==> flow/design.v <==
module subbytes#(
    parameter SBOX_WIDTH = 8,
    parameter SBOX_DEPTH = 256,
    parameter DATA_WIDTH = 16
)(
    input clk,
    input reset_n,
    input sbox_valid, 
    input [SBOX_WIDTH-1:0] sbox_out,
    input tvalid,
    input [DATA_WIDTH-1:0] in,       
    output reg valid,
    output reg [DATA_WIDTH-1:0] out       
);
    localparam NUM_BYTES = DATA_WIDTH / 8;
    reg [7:0] index;
    reg sbox_ready;
    reg [7:0] sbox_slice [0:NUM_BYTES-1][0:255];
    integer i;
    genvar g;
    always @(posedge clk or negedge reset_n) begin
        if (!reset_n) begin
            index <= 0;
            sbox_ready <= 0;
        end else if (sbox_valid && !sbox_ready) begin
            index <= index + 1;
            if (index == SBOX_DEPTH - 1) sbox_ready <= 1;
        end
    end
    generate
        for (g = 0; g < NUM_BYTES; g = g + 1) begin : MEM_WRITE
            always @(posedge clk) begin
                if (sbox_valid && !sbox_ready) begin
                    sbox_slice[g][index] <= sbox_out;
                end
            end
        end
    endgenerate
    wire [7:0] ram_read_data [0:NUM_BYTES-1];
    generate
        for (g = 0; g < NUM_BYTES; g = g + 1) begin : MEM_ASYNC_READ
            assign ram_read_data[g] = sbox_slice[g][in[g*8 +: 8]];
        end
    endgenerate
    always @(posedge clk or negedge reset_n) begin
        if (!reset_n) begin
            valid <= 0;
            out <= 0;
        end else begin
            if (tvalid && sbox_ready) valid <= 1;
            else valid <= 0;
            if (tvalid && sbox_ready) begin
                for (i = 0; i < NUM_BYTES; i = i + 1) begin
                    out[i*8 +: 8] <= ram_read_data[i];
                end
            end
        end
    end
endmodule
Tool chain data of subbytes
Tool output for the design above, in the order of the flow. Lines are those of the file above, counted from 1. Operators carry their Yosys type and port widths (W data, S select, Z words). Cell names lack the library's common part. The mark n/a stands for no value.

Top module: subbytes. Clock: clk. Standard-cell library: sky130hd. Timing corner: tt_025C_1v80.

Word-level counts
Source: Yosys, flattened and elaborated, memories not mapped. Widths are those after wreduce. Registers that Yosys merges into a memory's read port (data or address) are not register bits. Print and check cells do not count. Yosys's memory passes give these memory sizes; they may raise the number of words (mostly to a power of two), join words into wider ones and drop unused or constant bits.

Under reductions and logical operators stands 6. Under equality and inequality tests stands 1. The figure for add/sub/neg operators is 3. The figure for muxes and demuxes is 5.

Operator list (count): $add A9 B8 Y9 const A (2); $mux W9 (2); $add A8 B1 Y8 const B (1); $eq A8 B8 Y1 const B (1); $mux W8 (1); $logic_not A1 Y1 (3); $logic_and A1 B1 Y1 (2); $reduce_and A2 Y1 (1); $mux W1 (2).

Under clocked read ports x word width stands 16. The entry for bits in registers reads 10. The figure for memory bits (writable) is 4096. Word-level cells: 19. Bits of input ports: 28. Memories: 1.

Memories: sbox_slice (words 512, bits a word 8, read ports 2, write ports 2, RTL line 18) `reg [7:0] sbox_slice [0:NUM_BYTES-1][0:255];`.

Logic depth
Longest topological path by Yosys (ltp), each cell counted once; first at word level (registers and memories cut), then after technology mapping (sequential cells cut; the memories' decode and read muxes count).

Depth in word-level cells: 3. The entry for ABC_AREA reads 0. Gate-level depth with buffers: 13. Under depth with buffers taken out stands 7.

Netlist
Source: synth_stat.txt of the flow (Yosys; design flattened, memories mapped). It holds for the ABC_AREA given above (unset counts as 0); a run with the other value may have another netlist.

The figure for buffers is 467. The entry for cell area after synthesis reads 98235.5 sq um. The figure for flip-flop cells is 2074. The figure for mapped cells is 5796.

Cells by type (count): edfxtp_1 (2048); mux4_2 (592); mux2i_1 (885); o22ai_1 (256); o221ai_1 (142); buf_6 (106); nor2_1 (305); a221oi_1 (94); a21oi_1 (149); a211oi_1 (99); nand2_1 (196); o21ai_0 (137); dfrtp_1 (26); clkbuf_1 (168); buf_4 (75); buf_2 (68); nand3_1 (60); a2111oi_0 (33).

Not listed: further types 52, cells in them 357.

Path before layout
Source: OpenSTA report_checks on the synthesized netlist (no wires, ideal clock, input and output delay 20% of the period each), path of least setup slack; recovery checks are left aside. Register names are those of the netlist, which keeps one name where synthesis merged equal registers.

Path type: in2reg. From: input port in[8]. To: register out[15]. The figure for required time is 9.876 ns. Setup time: 0.124 ns. Under path delay stands 2.087 ns. Under slack stands 5.913 ns. For arrival the number is 3.963 ns. Buffers on the path: 6. Under period stands 10.0 ns. The figure for launch time at the first pin is 2.000 ns. Stages on the path: 11. The entry for synthesis period reached reads 4.087 ns.

"path delay" is the arrival time less input delay plus setup time. "stages on the path" counts driving pins, that of a launching flip-flop among them; a cell with two outputs on the path counts twice. "synthesis period reached" = period - worst setup slack (recovery checks aside). The figure is calculated, with input and output delays left at 20% of the set period. The rows between start and end are the longest chain of elaborated cells between them; the timing report does not say that the signal goes this way. Where chains are equally long, one stands for them. Each line given opens the expression or statement behind the cell; cells for indexed reads and writes are added by Yosys, which also makes memories of some case tables.

Cells stage by stage: buf_4 buf_8 buf_8 buf_6 buf_4 buf_4 mux2i_1 o22ai_1 o41ai_1 nor4_1 a211o_1. Cells in the longest elaborated chain: 1. The figure for elaborated cells between the ends (all ways) is 1. The entry for RTL lines with such cells reads 1. Classes of those cells: add/sub (1).

Ends and longest elaborated chain, post-synthesis: start: declaration (RTL line 11) `input [DATA_WIDTH-1:0] in,`; $add A9 B8 Y9 (RTL line 42) `assign ram_read_data[g] = sbox_slice[g][in[g*8 +: 8]];`; end: declaration (RTL line 13) `output reg [DATA_WIDTH-1:0] out`.

Path in the finished layout
From the final timing report of job 1: the path of least setup slack in the routed layout; clock arrival at registers is part of the times.

Path type: in2reg. From: input port in[12]. To: register out[9]. Buffers on the path: 2. For arrival the number is 5.14 ns. Under slack stands 1.53 ns. The figure for launch time at the first pin is 1.17 ns. Under period stands 5.84 ns. Setup time: 0.06 ns. Stages on the path: 9. The figure for required time is 6.66 ns.

The rows between start and end are the longest chain of elaborated cells between them; the timing report does not say that the signal goes this way. Where chains are equally long, one stands for them.

Cells stage by stage: buf_6 buf_4 nand3_1 o22ai_1 a211oi_1 o21ai_0 a21oi_1 nor4b_1 a211o_1. Cells in the longest elaborated chain: 1. The figure for elaborated cells between the ends (all ways) is 1. The entry for RTL lines with such cells reads 1. Classes of those cells: add/sub (1).

Ends and longest elaborated chain, post-layout: start: declaration (RTL line 11) `input [DATA_WIDTH-1:0] in,`; $add A9 B8 Y9 (RTL line 42) `assign ram_read_data[g] = sbox_slice[g][in[g*8 +: 8]];`; end: declaration (RTL line 13) `output reg [DATA_WIDTH-1:0] out`.

Ticket comment

5 stored runs of subbytes in the flow (synthesis by Yosys, layout by OpenROAD, sky130hd cells), in arbitrary order. Constraints: input delay and output delay 20% of the set period each, output load 0.01 pF. "period achieved": clock period set for the run, less the worst setup slack. It is reckoned from that one timing run; input and output delays stay at 20% of the period that was set. "worst path time" means the part of the period allowed to the worst setup path (the constraints hold back 20% at inputs and 20% at outputs) less its slack; where the path has registers, the arrival times of their clocks count too.

Job 1 has these settings: CORE_UTILIZATION 45; PLACE_DENSITY 0.6; period_ns 5.84; CAP_MARGIN 20; CORE_MARGIN 2; SLEW_MARGIN 20. The worst setup slack after layout is 1.526 ns. For the post-synthesis cell area the run shows 98235.5 sq um. The die footprint comes to 222053.0 sq um. The standard-cell area after layout comes to 109658.0 sq um. The utilization after routing comes to 50.5 %. For the period achieved the run shows 4.314 ns. The measured worst path time is 3.15 ns. Critical path type: in2reg. The measured final setup TNS is 0.000 ns.

Job 2 has these settings: ABC_AREA 1; CAP_MARGIN 0; CORE_ASPECT_RATIO 1.6; CORE_UTILIZATION 45; CTS_CLUSTER_DIAMETER 329; CTS_CLUSTER_SIZE 83; GPL_TIMING_DRIVEN 0; PLACE_DENSITY 0.6; SETUP_SLACK_MARGIN 0.58; period_ns 10.0; CORE_MARGIN 2; SLEW_MARGIN 20. Outcome: unfinished; error GRT-0116 in routing.

Job 3 has these settings: ABC_AREA 1; CAP_MARGIN 0; CELL_PAD_IN_SITES_DETAIL_PLACEMENT 2; CELL_PAD_IN_SITES_GLOBAL_PLACEMENT 0; CORE_ASPECT_RATIO 1.3; CORE_MARGIN 6; CORE_UTILIZATION 30; CTS_CLUSTER_DIAMETER 333; CTS_CLUSTER_SIZE 41; GPL_ROUTABILITY_DRIVEN 1; GPL_TIMING_DRIVEN 1; MAX_ROUTING_LAYER met5; MIN_ROUTING_LAYER met1; SETUP_SLACK_MARGIN 0.45; SLEW_MARGIN 25; TNS_END_PERCENT 40; period_ns 8.61. The worst setup slack after layout is 3.327 ns. For the post-synthesis cell area the run shows 104562.8 sq um. The die footprint comes to 362978.0 sq um. The standard-cell area after layout comes to 109538.0 sq um. The utilization after routing comes to 31.7 %. For the period achieved the run shows 5.283 ns. The measured worst path time is 3.56 ns. Critical path type: in2reg. The measured final setup TNS is 0.000 ns.

Job 4 has these settings: ABC_AREA 0; CAP_MARGIN 40; CELL_PAD_IN_SITES_DETAIL_PLACEMENT 2; CELL_PAD_IN_SITES_GLOBAL_PLACEMENT 1; CORE_UTILIZATION 52; CTS_CLUSTER_DIAMETER 312; GPL_ROUTABILITY_DRIVEN 1; MAX_ROUTING_LAYER met4; SETUP_SLACK_MARGIN -0.34; SLEW_MARGIN 35; period_ns 4.02; CORE_MARGIN 2. The worst setup slack after layout is 0.382 ns. For the post-synthesis cell area the run shows 98235.5 sq um. The die footprint comes to 192405.0 sq um. The standard-cell area after layout comes to 113689.0 sq um. The utilization after routing comes to 60.5 %. For the period achieved the run shows 3.638 ns. The measured worst path time is 2.83 ns. Critical path type: in2reg. The measured final setup TNS is 0.000 ns.

Job 5 has these settings: CAP_MARGIN 25; CELL_PAD_IN_SITES_GLOBAL_PLACEMENT 2; CORE_ASPECT_RATIO 1.3; CORE_MARGIN 6; CORE_UTILIZATION 30; CTS_CLUSTER_DIAMETER 333; CTS_CLUSTER_SIZE 41; GPL_ROUTABILITY_DRIVEN 1; GPL_TIMING_DRIVEN 1; MAX_ROUTING_LAYER met4; MIN_ROUTING_LAYER met1; SETUP_SLACK_MARGIN 0.45; SLEW_MARGIN 5; period_ns 8.61. The worst setup slack after layout is 3.324 ns. For the post-synthesis cell area the run shows 98235.5 sq um. The die footprint comes to 341445.0 sq um. The standard-cell area after layout comes to 105371.0 sq um. The utilization after routing comes to 32.3 %. For the period achieved the run shows 5.286 ns. The measured worst path time is 3.56 ns. Critical path type: in2reg. The measured final setup TNS is 0.000 ns.
